==> flow/design.v <==
`timescale 1ns / 1ps
module D_flipflop(
    input D,
    input clk,
    input en,
    input reset,
	 output reg Q
    );
always @ (posedge clk or negedge reset)
if (!reset)
Q <= 1'b0;
else if (en)
Q <= D;
endmodule
`timescale 1ns / 1ps
module Debouncing(
    input In,
    input clk,
    input en,
	 input rst,
    output X
    );
	 wire temp1,temp2,temp3;
D_flipflop ONE(In,clk,en,rst,temp1),
			  TWO(temp1,clk,en,rst,temp2),
			  Three(temp2,clk,en,rst,temp3);
assign X= temp1 && temp2 && temp3 ;
endmodule
`timescale 1ns / 1ps
module Rising_Edge_Detector(
input LEVEL,
input clk,
input en,
input rst,
output Z
    );
reg [1:0] state, nextState;
parameter ONE=2'b00, ZERO=2'b01, EDGE=2'b10, X = 2'b11 ;
always @ (LEVEL or state)  begin
 case (state)
 ONE: if (LEVEL) nextState = ONE;
	else nextState = ZERO;
 ZERO: if (LEVEL) nextState = EDGE;
	else nextState = ZERO;
 EDGE: if (LEVEL) nextState = ONE;
	else nextState = ZERO;
 default:
	nextState = X;
 endcase
 end
always @ (posedge clk or negedge rst) begin
 if(!rst) state <= ZERO;
 else if (en) state <= nextState;
end
assign Z = (state == EDGE);
endmodule
`timescale 1ns / 1ps
module ClockDivider( clk, tick, rst);
	input clk,rst;
	output tick;
	reg out;
	integer i;
	assign tick = (i >= 3) && !out;
	always@(posedge clk or negedge rst) begin
		if(!rst) begin
			i <= 0;
			out <= 1'b0;
		end
		else begin
				if(i<3)
					i <= i+1;
				else begin
					out <= !out;
					i <= 0;
				end
			end
	end
endmodule
`timescale 1ns / 1ps
module UpCounter_SyncReset(clk, en, rst, Q);
input clk, en, rst;
output reg [1:0] Q;
always @ (posedge clk or negedge rst) begin
	if(!rst)
		Q<=2'b00;  
	else if (en) begin
		if(Q == 2'b11)
			Q<=2'b00;
		else
			Q<=Q+1'b1;
			end
end
endmodule
`timescale 1ns / 1ps
module dec(
	input [5:0] sec,
	input [3:0] min2,
	input [3:0] min1,
	input [3:0] H2,
	input [2:0] H1,
	input condition,
	input [3:0] Amin2,
	input [3:0] Amin1,
	input [3:0] AH2,
	input [1:0] AH1,
	input clk,
	input tick,
	input reset,
	output reg [6:0] out,
	output reg [3:0]selector
	);
	reg [6:0] out_min2;
	reg [6:0] out_min1;
	reg [6:0] out_H2;
	reg [6:0] out_H1;
	reg [6:0] out_Amin2;
	reg [6:0] out_Amin1;
	reg [6:0] out_AH2;
	reg [6:0] out_AH1;
always @ (*)
begin
	 case (min2)
			4'b0000: out_min2=7'b0000001;  
			4'b0001: out_min2=7'b1001111;  
			4'b0010: out_min2=7'b0010010;
			4'b0011: out_min2=7'b0000110; 
			4'b0100: out_min2=7'b1001100; 
			4'b0101: out_min2=7'b0100100;
			4'b0110: out_min2=7'b0100000;  
			4'b0111: out_min2=7'b0001111; 
			4'b1000: out_min2=7'b0000000; 
			4'b1001: out_min2=7'b0000100;
			4'b1010: out_min2=7'b0001000;  
			4'b1111: out_min2=7'b1101010;  
			default: out_min2=7'b1111111;  
		endcase
case (min1)
			4'b0000: out_min1=7'b0000001;  
			4'b0001: out_min1=7'b1001111;  
			4'b0010: out_min1=7'b0010010;
			4'b0011: out_min1=7'b0000110; 
			4'b0100: out_min1=7'b1001100; 
			4'b0101: out_min1=7'b0100100;
			4'b0110: out_min1=7'b0100000;  
			4'b0111: out_min1=7'b0001111; 
			4'b1000: out_min1=7'b0000000; 
			4'b1001: out_min1=7'b0000100;
			4'b1010: out_min1=7'b1110000;  
			4'b1111: out_min1=7'b0001000;  
			default: out_min1=7'b1111111;  
		endcase
		case (H2)
			4'b0000: out_H2=7'b0000001;  
			4'b0001: out_H2=7'b1001111;  
			4'b0010: out_H2=7'b0010010;
			4'b0011: out_H2=7'b0000110; 
			4'b0100: out_H2=7'b1001100; 
			4'b0101: out_H2=7'b0100100;
			4'b0110: out_H2=7'b0100000;  
			4'b0111: out_H2=7'b0001111; 
			4'b1000: out_H2=7'b0000000; 
			4'b1001: out_H2=7'b0000100; 
			4'b1010: out_H2=7'b0010000;  
			4'b1111: out_H2=7'b1110001;  
			default: out_H2=7'b1111111;  
		endcase
		case (H1)
			3'b000: out_H1=7'b0000001;  
			3'b001: out_H1=7'b1001111;  
			3'b010: out_H1=7'b0010010;
			3'b011: out_H1=7'b0100100;		 
			3'b111: out_H1=7'b0001000;		 
			default: out_H1=7'b1111111;  
		endcase
case (Amin2)
			4'b0000: out_Amin2=7'b0000001;  
			4'b0001: out_Amin2=7'b1001111;  
			4'b0010: out_Amin2=7'b0010010;
			4'b0011: out_Amin2=7'b0000110; 
			4'b0100: out_Amin2=7'b1001100; 
			4'b0101: out_Amin2=7'b0100100;
			4'b0110: out_Amin2=7'b0100000;  
			4'b0111: out_Amin2=7'b0001111; 
			4'b1000: out_Amin2=7'b0000000; 
			4'b1001: out_Amin2=7'b0000100;
			default: out_Amin2=7'b1111111;  
		endcase
case (Amin1)
			4'b0000: out_Amin1=7'b0000001;  
			4'b0001: out_Amin1=7'b1001111;  
			4'b0010: out_Amin1=7'b0010010;
			4'b0011: out_Amin1=7'b0000110; 
			4'b0100: out_Amin1=7'b1001100; 
			4'b0101: out_Amin1=7'b0100100;
			4'b0110: out_Amin1=7'b0100000;  
			4'b0111: out_Amin1=7'b0001111; 
			4'b1000: out_Amin1=7'b0000000; 
			4'b1001: out_Amin1=7'b0000100;
			default: out_Amin1=7'b1111111;  
		endcase
		case (AH2)
			4'b0000: out_AH2=7'b0000001;  
			4'b0001: out_AH2=7'b1001111;  
			4'b0010: out_AH2=7'b0010010;
			4'b0011: out_AH2=7'b0000110; 
			4'b0100: out_AH2=7'b1001100; 
			4'b0101: out_AH2=7'b0100100;
			4'b0110: out_AH2=7'b0100000;  
			4'b0111: out_AH2=7'b0001111; 
			4'b1000: out_AH2=7'b0000000; 
			4'b1001: out_AH2=7'b0000100; 
			default: out_AH2=7'b1111111;  
		endcase
		case (AH1)
			2'b00: out_AH1=7'b0000001;  
			2'b01: out_AH1=7'b1001111;  
			2'b10: out_AH1=7'b0010010;	
			default: out_AH1=7'b1111111;  
		endcase
end
wire [1:0] kk;
UpCounter_SyncReset clock_only(clk,tick,reset,kk);
always @(*)
if(condition==1'b1)
	case(kk) 
	2'b00:begin selector= 4'b1110; out=out_Amin2; end
	2'b01:begin selector= 4'b1101; out=out_Amin1; end
	2'b10:begin selector= 4'b1011; out=out_AH2; end
	2'b11:begin selector= 4'b0111; out=out_AH1; end
	endcase	
else
	case(kk) 
	2'b00:begin selector= 4'b1110; out=out_min2; end
	2'b01:begin selector= 4'b1101; out=out_min1; end
	2'b10:begin selector= 4'b1011; out=out_H2; end
	2'b11:begin selector= 4'b0111; out=out_H1; end
	endcase
endmodule
`timescale 1ns / 1ps
module clk1 (
	input clk,
	input rst,
	input clr,
	output rise,
	output reg out);
	integer i;
	assign rise = !clr && (i >= 5) && !out;
	always@(posedge clk or negedge rst) begin
		if(!rst) begin
			i <= 0;
			out <= 1'b0;
		end
		else if(clr) begin
			i <= 0;
			out <= 1'b0;
		end
		else begin
				if(i<5)
					i <= i+1;
				else begin
					out <= !out;
					i <= 0;
				end
			end
	end
endmodule
`timescale 1ns / 1ps
module clk2 (
	input clk,
	input rst,
	input clr,
	output rise,
	output reg out);
	integer i;
	assign rise = !clr && (i >= 799) && !out;
	always@(posedge clk or negedge rst) begin
		if(!rst) begin
			i <= 0;
			out <= 1'b0;
		end
		else if(clr) begin
			i <= 0;
			out <= 1'b0;
		end
		else begin
				if(i<799)
					i <= i+1;
				else begin
					out <= !out;
					i <= 0;
				end
			end
	end
endmodule
`timescale 1ns / 1ps
module clk3 (
	input clk,
	input rst,
	input clr,
	output rise,
	output reg out);
	integer i;
	assign rise = !clr && (i >= 24) && !out;
	always@(posedge clk or negedge rst) begin
		if(!rst) begin
			i <= 0;
			out <= 1'b0;
		end
		else if(clr) begin
			i <= 0;
			out <= 1'b0;
		end
		else begin
				if(i<24)
					i <= i+1;
				else begin
					out <= !out;
					i <= 0;
				end
			end
	end
endmodule
`timescale 1ns / 1ps
module I2s(
	 input CLK,
	 input rst,
	 input enable,
	 output S_CLK,
	 output LR_CLK,
	 output M_CLK,
	 output reg Sin
    );
wire [15:0] data= 16'b1101101101101110;
wire clk1,clk2,clk3;
wire rise1,rise2,rise3;
clk1  five_hundred_500KHz	 (CLK,rst,!enable,rise1,clk1);
clk2  four_4KHz			 	 (CLK,rst,!enable,rise2,clk2);
clk3 thirty_two_times_128KHz(CLK,rst,!enable,rise3,clk3);
assign M_CLK = clk1;
assign LR_CLK = clk2;
assign S_CLK = clk3;
integer i;
always @(posedge CLK or negedge rst)
begin
	if (!rst)
		begin
		i <=0;
		Sin <= 1'b0;
		end
	else if (!enable)
		begin
		i <=0;
		Sin <= 1'b0;
		end
	else if (rise3)
		begin
		Sin<=data[i[3:0]];
		i <= i+1;
		end
end
endmodule
`timescale 1ns / 1ps
module digital_loc(
    input key_a,
    input key_b,
    input key_c,
    input key_d,
    input reset,
	 input clk,
    output [6:0] postion_state,
	 output  [3:0] x,
	 output reg [1:0] Led2,
	 output  [3:0] selector,
	 output reg dot,
	 output S_CLK,
	 output LR_CLK,
	 output M_CLK,
	 output  Sin
    );
	  wire tick;
	 reg [3:0] min2; reg[3:0] min1; reg[2:0] H1; reg [3:0] H2;
	 reg [3:0] A_min2; reg [3:0] A_min1; reg [1:0] A_H1; reg [3:0] A_H2;
	 reg [5:0] sec;
	 ClockDivider twohundredHZ(clk, tick, reset);
	 wire tempa, tempb, tempc, tempd;
	 Debouncing a(key_a,clk,tick,reset,tempa),
					b(key_b,clk,tick,reset,tempb),
					c(key_c,clk,tick,reset,tempc),
					d(key_d,clk,tick,reset,tempd);
	 wire tempAA,tempBB,tempCC,tempDD;
	Rising_Edge_Detector		AA(tempa,clk,tick,reset,tempAA),
									BB(tempb,clk,tick,reset,tempBB),
									CC(tempc,clk,tick,reset,tempCC),
									DD(tempd,clk,tick,reset,tempDD);
integer interal_counter;
reg alarm_sound;
reg [20:0] old_value;
reg condition_alarm;
 reg [3:0] state, nextState;
parameter state_Clock=4'b0001        ,state_Adjust_min2= 4'b0010;
parameter state_Adjust_min1= 4'b0011 ,state_Adjust_H2= 4'b0100;
parameter state_Adjust_H1= 4'b0101   ,state_Adjust_Amin2= 4'b0110;
parameter state_Adjust_Amin1= 4'b0111,state_Adjust_AH2= 4'b1000;
parameter state_Adjust_AH1= 4'b1001  ,state_Pause=4'b1010;
parameter state_Stop_A= 4'b1011      , state_Adjust_X=4'b1111;
assign x = state;
always @(*)
	condition_alarm = (state == state_Adjust_Amin2) || (state == state_Adjust_Amin1) ||
	                  (state == state_Adjust_AH2)   || (state == state_Adjust_AH1);
always @ (*)
if(!tempAA && !tempBB   )
	nextState=state;
else
 case (state)
	state_Clock: begin if(tempAA) nextState = state_Adjust_min2;
	else if(tempBB) nextState =state_Pause;
	else  nextState = state_Clock; end
	state_Pause: begin if(tempBB) nextState=state_Clock;
	else nextState=state_Pause; end
	state_Adjust_min2: begin if(tempAA) nextState= state_Adjust_min1;
	else nextState= state_Clock; end
	state_Adjust_min1: begin if(tempAA) nextState= state_Adjust_H2;
	else nextState= state_Clock; end
	state_Adjust_H2: begin if(tempAA) nextState= state_Adjust_H1;
	else nextState= state_Clock; end
	state_Adjust_H1: begin if(tempAA) nextState= state_Adjust_Amin2;
	else nextState= state_Clock; end
	state_Adjust_Amin2: begin if(tempAA) nextState= state_Adjust_Amin1;
	else nextState= state_Clock; end
	state_Adjust_Amin1: begin if(tempAA) nextState= state_Adjust_AH2;
	else nextState= state_Clock; end
	state_Adjust_AH2:begin if(tempAA) nextState= state_Adjust_AH1;
	else nextState= state_Clock; end
	state_Adjust_AH1:begin if(tempAA) nextState= state_Adjust_min2;
	else nextState= state_Clock; end
 default: nextState = state_Adjust_X;
 endcase
always @ (posedge clk or negedge reset)
begin
	if(!reset)
		state <= state_Clock;
	else if(tick)
		state <= nextState;
end
always @(posedge clk or negedge reset)
	if(!reset )
			begin
				min2<=0;
				min1<=0;
				H1 <=0;
				H2 <=0;
				sec<=0;
				A_min2<=0;
				A_min1<=4'b0000;
				A_H1 <=0;
				A_H2 <=0;
				Led2<=2'b00;
				alarm_sound<=0;
				interal_counter<=0;
				dot<=0;
				old_value<=21'b0;
			end
else if(tick) begin
if(interal_counter<199)
					interal_counter<=interal_counter+1;
else begin
							interal_counter<=0;
							dot<=!dot;
if(state == state_Pause) begin min2<=min2; min1<=min1; H1<=H1; H2<=H2; dot<=0; end   
else if(Led2==2'b11)
							begin
							Led2<=2'b00; alarm_sound<=0; sec<=old_value[5:0];
							min2<=old_value[9:6]; min1<= old_value[13:10]; H2<= old_value[17:14]; H1<= old_value[20:18];
							old_value <=21'b000000000000000000000;
							end
else begin
							if(sec == 6'b111011)
								begin
								sec <= 6'b000000;
								if(min2==4'b1001)
									begin
									min2<=4'b0000;
									if(min1==4'b0101)
										begin
										min1<=4'b0000;
										if( (H1==3'b010) && (H2==4'b0011) )
											begin H1<=3'b000; H2<=4'b0000; end
										else if(H2==4'b1001)
											begin H2<=4'b0000; H1<=H1+1'b1; end
										else
											H2<=H2+1'b1;
										end
									else
										min1<=min1+1'b1;
									end
								else
									min2<=min2+1'b1;
								end
							else
								sec <= sec+1'b1;
							if( (H1==A_H1) && (H2==A_H2) && (min1==A_min1) && (min2==A_min2) && (sec==6'b000000))
								begin
								Led2<=2'b11; alarm_sound<=1;
								old_value <={H1,H2,min1,min2,(sec+1'b1)};
								min2<= 4'b1111; min1<= 4'b1111; H2<= 4'b1111; H1<= 3'b111;
								end
		end
		end
if((state != state_Clock) && (state != state_Pause))
		begin
		dot<=0;
		begin min2<=min2; min1<=min1; H1<=H1; H2<=H2; end
		 if((tempCC==1) && (state == state_Adjust_min2))
			if(min2==4'b1001)
					min2 <= 4'b0000;
			else	min2<=min2+1'b1;
	else if((tempCC==1) && (state == state_Adjust_min1))
			if(min1==4'b0101)
					min1 <= 4'b0000;
			else	min1<=min1+1'b1;
	else if((tempCC==1) && (state == state_Adjust_H2))
			if( H2==4'b1001)
					H2<=4'b0000;
			else
					H2<=H2+1'b1;
	else if((tempCC==1) && (state == state_Adjust_H1))
			if(H1==3'b010)
				H1<=3'b000;
			else	H1<=H1+1'b1;
	else if((tempCC==1) && (state == state_Adjust_Amin2))
			begin
			if(A_min2==4'b1001)
					A_min2 <= 4'b0000;
			else	A_min2<= A_min2+1'b1;
			end
	else if((tempCC==1) && (state == state_Adjust_Amin1))
			begin
			if(A_min1==4'b0101)
					A_min1 <= 4'b0000;
			else	A_min1<=A_min1+1'b1;
			end
	else if((tempCC==1) && (state == state_Adjust_AH2))
			begin
			if( A_H2==4'b1001)
					A_H2<=4'b0000;
			else
					A_H2<=A_H2+1'b1;
			end
	else if((tempCC==1) && (state == state_Adjust_AH1))
			begin
			if(A_H1==2'b10)
				A_H1<=2'b00;
			else	A_H1<=A_H1+1'b1;
			end
if((tempDD==1) && (state == state_Adjust_min2))
			if( min2==0)
					min2<= 4'b1001;
			else
					min2<=min2-1'b1;
	else if((tempDD==1) && (state == state_Adjust_min1))
			if(min1==0)
				min1 <= 4'b0101;
			else
				min1<=min1-1'b1;
	else if((tempDD==1) && (state == state_Adjust_H2))
			if( H2==0)
				H2<=4'b1001;
			else
				H2<=H2-1'b1;
	else if((tempDD==1) && (state == state_Adjust_H1))
			if (H1==0)
				H1 <= 3'b010;
			else
				H1 <= H1-1'b1;
	else if((tempDD==1) && (state == state_Adjust_Amin2))
			begin
			if( A_min2==0)
					A_min2<= 4'b1001;
			else
					A_min2<=A_min2-1'b1;
			end
	else if((tempDD==1) && (state == state_Adjust_Amin1))
			begin
			if(A_min1==0)
				A_min1 <= 4'b0101;
			else
				A_min1<=A_min1-1'b1;
			end
	else if((tempDD==1) && (state == state_Adjust_AH2))
			begin
			if( A_H2==0)
				A_H2<=4'b1001;
			else
				A_H2<=A_H2-1'b1;
			end
	else if((tempDD==1) && (state == state_Adjust_AH1))
			begin
			if (A_H1==0)
				A_H1 <= 2'b10;
			else
				A_H1 <= A_H1-1'b1;
			end
end
end
I2s sound(clk,reset,alarm_sound,S_CLK,LR_CLK,M_CLK,Sin);
dec print_satus(sec,min2,min1,H2,H1,condition_alarm,A_min2, A_min1, A_H2,A_H1,clk,tick,reset, postion_state,selector);
endmodule
# == Step by step through the tools: digital_loc ==
# Tool output for the design above before and after an edit, in the order of the flow.
# "orig" refers to lines of the RTL above, "edited" to lines of the edited file.
# "delta": "edited" minus "orig" as printed here.
# Library cell names are shortened.
# The mark -- stands for no value.
# inputs
top_module,digital_loc
clk_port,clk
cell_library,sky130hd
pvt_corner,tt_025C_1v80

# == Diff ==
# The edit as a unified diff against the file above.
# A script made this edit. It changes what the design does and was not meant as an optimisation.
# begin of diff
@@ -51,5 +51,5 @@
 always @ (posedge clk or negedge rst) begin
  if(!rst) state <= ZERO;
- else if (en) state <= nextState;
+ else state <= nextState;
 end
 assign Z = (state == EDGE);
# end of diff

# == Word-level counts ==
# Counts by Yosys on the flattened word-level netlist (proc, flatten, opt, wreduce; memories kept). Register bits leave out memories and registers merged into their read ports (data or address). Print and check cells are left out. Cells with the same type and inputs are merged into one.
# Memory sizes are those after Yosys's memory passes, which may raise the word count (mostly to a power of two), join words into wider ones and drop unused or constant bits.
# op_classes
element,orig,edited,delta
n_cmp,7,7,0
shifts,1,1,0
n_logic,3,3,0
mux,180,180,0
reduce_and_logical,76,76,0
n_eq,49,49,0
n_addsub,24,24,0
# Operator kinds equal on both sides are left out: 65.
# word_totals
element,orig,edited,delta
ff_bits,283,283,0
n_memories,6,6,0
mem_bits_ro,672,672,0
inputBits,6,6,0
# mem_list
element,orig,edited
mem_shapes,16x7 r1 w0; 16x7 r1 w0; 16x7 r1 w0; 16x7 r1 w0; 16x7 r1 w0; 16x7 r1 w0,16x7 r1 w0; 16x7 r1 w0; 16x7 r1 w0; 16x7 r1 w0; 16x7 r1 w0; 16x7 r1 w0

# == Logic depth ==
# Longest topological path by Yosys (ltp), each cell counted once; first at word level (registers and memories cut), then after technology mapping (sequential cells cut; the memories' decode and read muxes count).
# logic_depth
element,orig,edited,delta
ltp_word,18,18,0
abc_area,0,0,--
mapped_depth,9,9,0

# == After synthesis ==
# The flow's flattened synthesis, as Yosys stat reports it; memories are mapped. The netlist is that of the ABC_AREA named above (0 if unset); the other value can give another one.
# synth_totals
element,orig,edited,delta
mapped_cells,1844,1820,-24
seqArea_um2,6437.4,6437.4,0.0
ffs,257,257,0
area_um2,16001.6,15854.0,-147.6
# by_type
type,orig,edited,delta
nand2_1,185,170,-15
o22ai_1,8,16,8
o21ai_0,109,103,-6
nor2b_1,21,27,6
and4_1,17,11,-6
a21boi_0,3,9,6
xnor2_1,72,67,-5
nor3_1,49,44,-5
or3_1,13,18,5
a21oi_1,89,85,-4
nor3b_1,7,3,-4
nand3b_1,6,10,4
o211a_1,5,1,-4
o22a_1,5,1,-4
buf_2,4,0,-4
o221ai_1,4,0,-4
mux2_4,0,4,4
nor2_1,238,241,3
# Cell types equal on both sides are left out: 18.
# Not every row of either side is listed.
# The figures by module come from a second, unflattened synthesis with its own total; it is not the netlist above.
# hier_totals
element,orig,edited,delta
cells_unflattened,1884,1888,4
hier_area_um2,16719.8,16748.6,28.8
# Rows give one instance, submodules left out.
# modules_orig
mod,area_um2,cells,n_inst
digital_loc,6351.1,750,1
clk1,1838.0,192,1
clk3,1814.2,189,1
dec,1805.5,268,1
ClockDivider,1774.2,183,1
clk2,1769.2,193,1
D_flipflop,40.0,2,12
Rising_Edge_Detector,120.1,12,4
I2s,292.8,27,1
UpCounter_SyncReset,88.8,6,1
Debouncing,6.3,1,4
# modules_edited
mod,area_um2,cells,n_inst
digital_loc,6432.4,775,1
clk1,1838.0,192,1
dec,1833.0,267,1
clk3,1814.2,189,1
ClockDivider,1774.2,183,1
clk2,1769.2,193,1
D_flipflop,40.0,2,12
Rising_Edge_Detector,100.1,7,4
I2s,292.8,27,1
UpCounter_SyncReset,88.8,6,1
Debouncing,6.3,1,4

# == Worst setup path after synthesis ==
# Path of least setup slack by OpenSTA after synthesis, without wires, with an ideal clock, recovery checks aside; 20% of the period is set as input and as output delay. Where synthesis merged equal registers, the netlist keeps one of their names.
# synth_path
element,orig,edited,delta
kind,reg-to-output,reg-to-output,--
startpoint,register print_satus.clock_only.Q[1],register state[2],--
endpoint,output postion_state[0],output postion_state[0],--
stages,10,7,-3
slack_ns,6.079,6.073,-0.006
required_time_ns,8.000,8.000,0.000
period_ns,10.0,10.0,0.0
path_delay_ns,1.921,1.927,0.006
output_delay_ns,2.000,2.000,0.000
path_buffers,1,3,2
arrival_ns,1.921,1.927,0.006
period_less_setup_slack_ns,3.921,3.927,0.006
# "path_delay_ns" = arrival - input delay + setup time.
# A path that ends at an output port has no setup time.
# "stages" counts driving pins, that of a launching flip-flop among them; a cell with two outputs on the path counts twice.
# "period_less_setup_slack_ns" is the clock period less the worst setup slack; recovery checks do not enter. This is arithmetic on one report: input and output delays are still those of the set period (20% each).
# The rows between start and end are the longest chain of elaborated cells between them; the timing report does not say that the signal goes this way. Where chains are equally long, one stands for them.
# Each line given opens the expression or statement behind the cell; cells for indexed reads and writes are added by Yosys, which also makes memories of some case tables.
# A register here has more assigning lines than the two given.
# synth_via_orig
path_cell_list,dfrtp_1 > inv_1 > ha_1 > clkbuf_1 > inv_1 > a21oi_1 > o21ai_0 > o211a_1 > mux4_2 > inv_1
elab_chain_cells,3
cone_cells,7
cone_classes,eq/ne (3); mux (3); reduce/logical (1)
# synth_lines_orig
element,line_no,text
from (decl),82,output reg [1:0] Q;
from (assign),85,Q<=2'b00;
from (assign),90,Q<=Q+1'b1;
== test 2 bit,232,case(kk)
parallel mux 7 bit (select 4 bit),232,
two-way mux 7 bit,224,if(condition==1'b1)
to (decl),370,"output [6:0] postion_state,"
# synth_via_edited
path_cell_list,dfrtp_1 > clkbuf_1 > buf_1 > nor2b_1 > mux2_2 > clkbuf_1 > mux2i_1
elab_chain_cells,5
cone_cells,8
cone_classes,eq/ne (4); mux (1); reduce/logical (3)
# synth_lines_edited
element,line_no,text
from (decl),399,"reg [3:0] state, nextState;"
from (assign),441,state <= state_Clock;
from (assign),443,state <= nextState;
== test 4 x 3 -> 1 bit,408,condition_alarm = (state == state_Adjust_Amin2) || (state == state_Adjust_Amin1) ||
logical OR 1 bit x3,408,
two-way mux 7 bit,224,if(condition==1'b1)
to (decl),370,"output [6:0] postion_state,"

# == Timing after layout ==
# Path of least setup slack in the final report of the runs of pair A (OpenROAD, finished layout, wires in). Where an end is a register, its clock arrival counts in the times.
# layout_path
element,orig,edited,delta
kind,reg-to-output,reg-to-output,--
startpoint,register H1[0],register H2[0],--
endpoint,output postion_state[0],output postion_state[3],--
path_buffers,1,1,0
slack_ns,4.76,4.62,-0.14
period_ns,10.0,10.0,0.0
required_time_ns,8.00,8.00,0.00
stages,9,10,1
arrival_ns,3.24,3.38,0.14
output_delay_ns,2.00,2.00,0.00
# The rows between start and end are the longest chain of elaborated cells between them; the timing report does not say that the signal goes this way. Where chains are equally long, one stands for them.
# The chain passes a memory read, where the word-level depth is cut; so it can be longer than that depth.
# A register here has more assigning lines than the two given.
# layout_via_orig
path_cell_list,dfrtp_1 > inv_1 > ha_1 > nor2b_1 > o22ai_1 > a222oi_1 > mux4_2 > inv_1 > clkdlybuf4s50_1
elab_chain_cells,4
cone_cells,8
cone_classes,eq/ne (4); mux (3); reduce/logical (1)
# layout_lines_orig
element,line_no,text
from (decl),381,reg [3:0] min2; reg[3:0] min1; reg[2:0] H1; reg [3:0] H2;
from (assign),473,min2<=old_value[9:6]; min1<= old_value[13:10]; H2<= old_value[17:14]; H1<= old_value[20:18];
from (assign),529,else H1<=H1+1'b1;
== test 3 bit,167,case (H1)
parallel mux 7 bit (select 5 bit),167,
parallel mux 7 bit (select 4 bit),232,case(kk)
two-way mux 7 bit,224,if(condition==1'b1)
to (decl),370,"output [6:0] postion_state,"
# layout_via_edited
path_cell_list,dfrtp_1 > inv_1 > ha_1 > nand2b_1 > a21oi_1 > o21ai_0 > a31oi_1 > a31oi_1 > o21ai_0 > clkdlybuf4s50_1
elab_chain_cells,3
cone_cells,3
cone_classes,mux (2); memory (1)
# layout_lines_edited
element,line_no,text
from (decl),381,reg [3:0] min2; reg[3:0] min1; reg[2:0] H1; reg [3:0] H2;
from (assign),473,min2<=old_value[9:6]; min1<= old_value[13:10]; H2<= old_value[17:14]; H1<= old_value[20:18];
from (assign),491,H2<=H2+1'b1;
memory (16 x 7 bit),152,case (H2)
parallel mux 7 bit (select 4 bit),232,case(kk)
two-way mux 7 bit,224,if(condition==1'b1)
to (decl),370,"output [6:0] postion_state,"

# == Flow runs ==
# Both versions went through the flow (Yosys, OpenROAD) with the same settings in each pair. Constraints: input delay and output delay 20% of the set period each, output load 0.01 pF.
# flow_settings_pair_A
CORE_UTILIZATION,40
period_ns,10.0
CAP_MARGIN,20
CORE_MARGIN,2
SLEW_MARGIN,20
# measured_pair_A
element,orig,edited,delta
yosys.chip_area_um2,16001.6,15854.0,-147.6
final_util_pct,44.7,45.2,0.5
achieved_clock_period_ns,5.244,5.376,0.132
setup_tns_ns,0.000,0.000,0.000
hold_worst_slack_ns,0.481,0.477,-0.004
stdcell_area_um2,17728.3,17581.9,-146.4
timing.setup.ws_ns,4.756,4.624,-0.132
fin_power_mw,2.235,2.171,-0.064
final_die_area_um2,41620.1,41243.5,-376.6
# flow_settings_pair_B
ABC_AREA,1
CAP_MARGIN,35
CELL_PAD_IN_SITES_GLOBAL_PLACEMENT,2
CORE_UTILIZATION,18
GPL_ROUTABILITY_DRIVEN,1
GPL_TIMING_DRIVEN,0
HOLD_SLACK_MARGIN,-0.09
PLACE_DENSITY_LB_ADDON,0.1
TNS_END_PERCENT,100
period_ns,8.3
CORE_MARGIN,2
SLEW_MARGIN,20
# measured_pair_B
element,orig,edited,delta
yosys.chip_area_um2,17431.7,17510.5,78.8
final_util_pct,21.5,21.6,0.1
achieved_clock_period_ns,5.358,5.231,-0.127
setup_tns_ns,0.000,0.000,0.000
hold_worst_slack_ns,0.462,0.458,-0.004
stdcell_area_um2,20737.4,20840.0,102.6
timing.setup.ws_ns,2.942,3.069,0.127
fin_power_mw,3.078,3.087,0.009
final_die_area_um2,99347.9,99792.8,444.9
# "achieved_clock_period_ns" means the clock period less the worst setup slack. The figure is calculated, with input and output delays left at 20% of the set period.
# "fin_power_mw" rests on the timing tool's default activity at the inputs, not on a simulated workload.
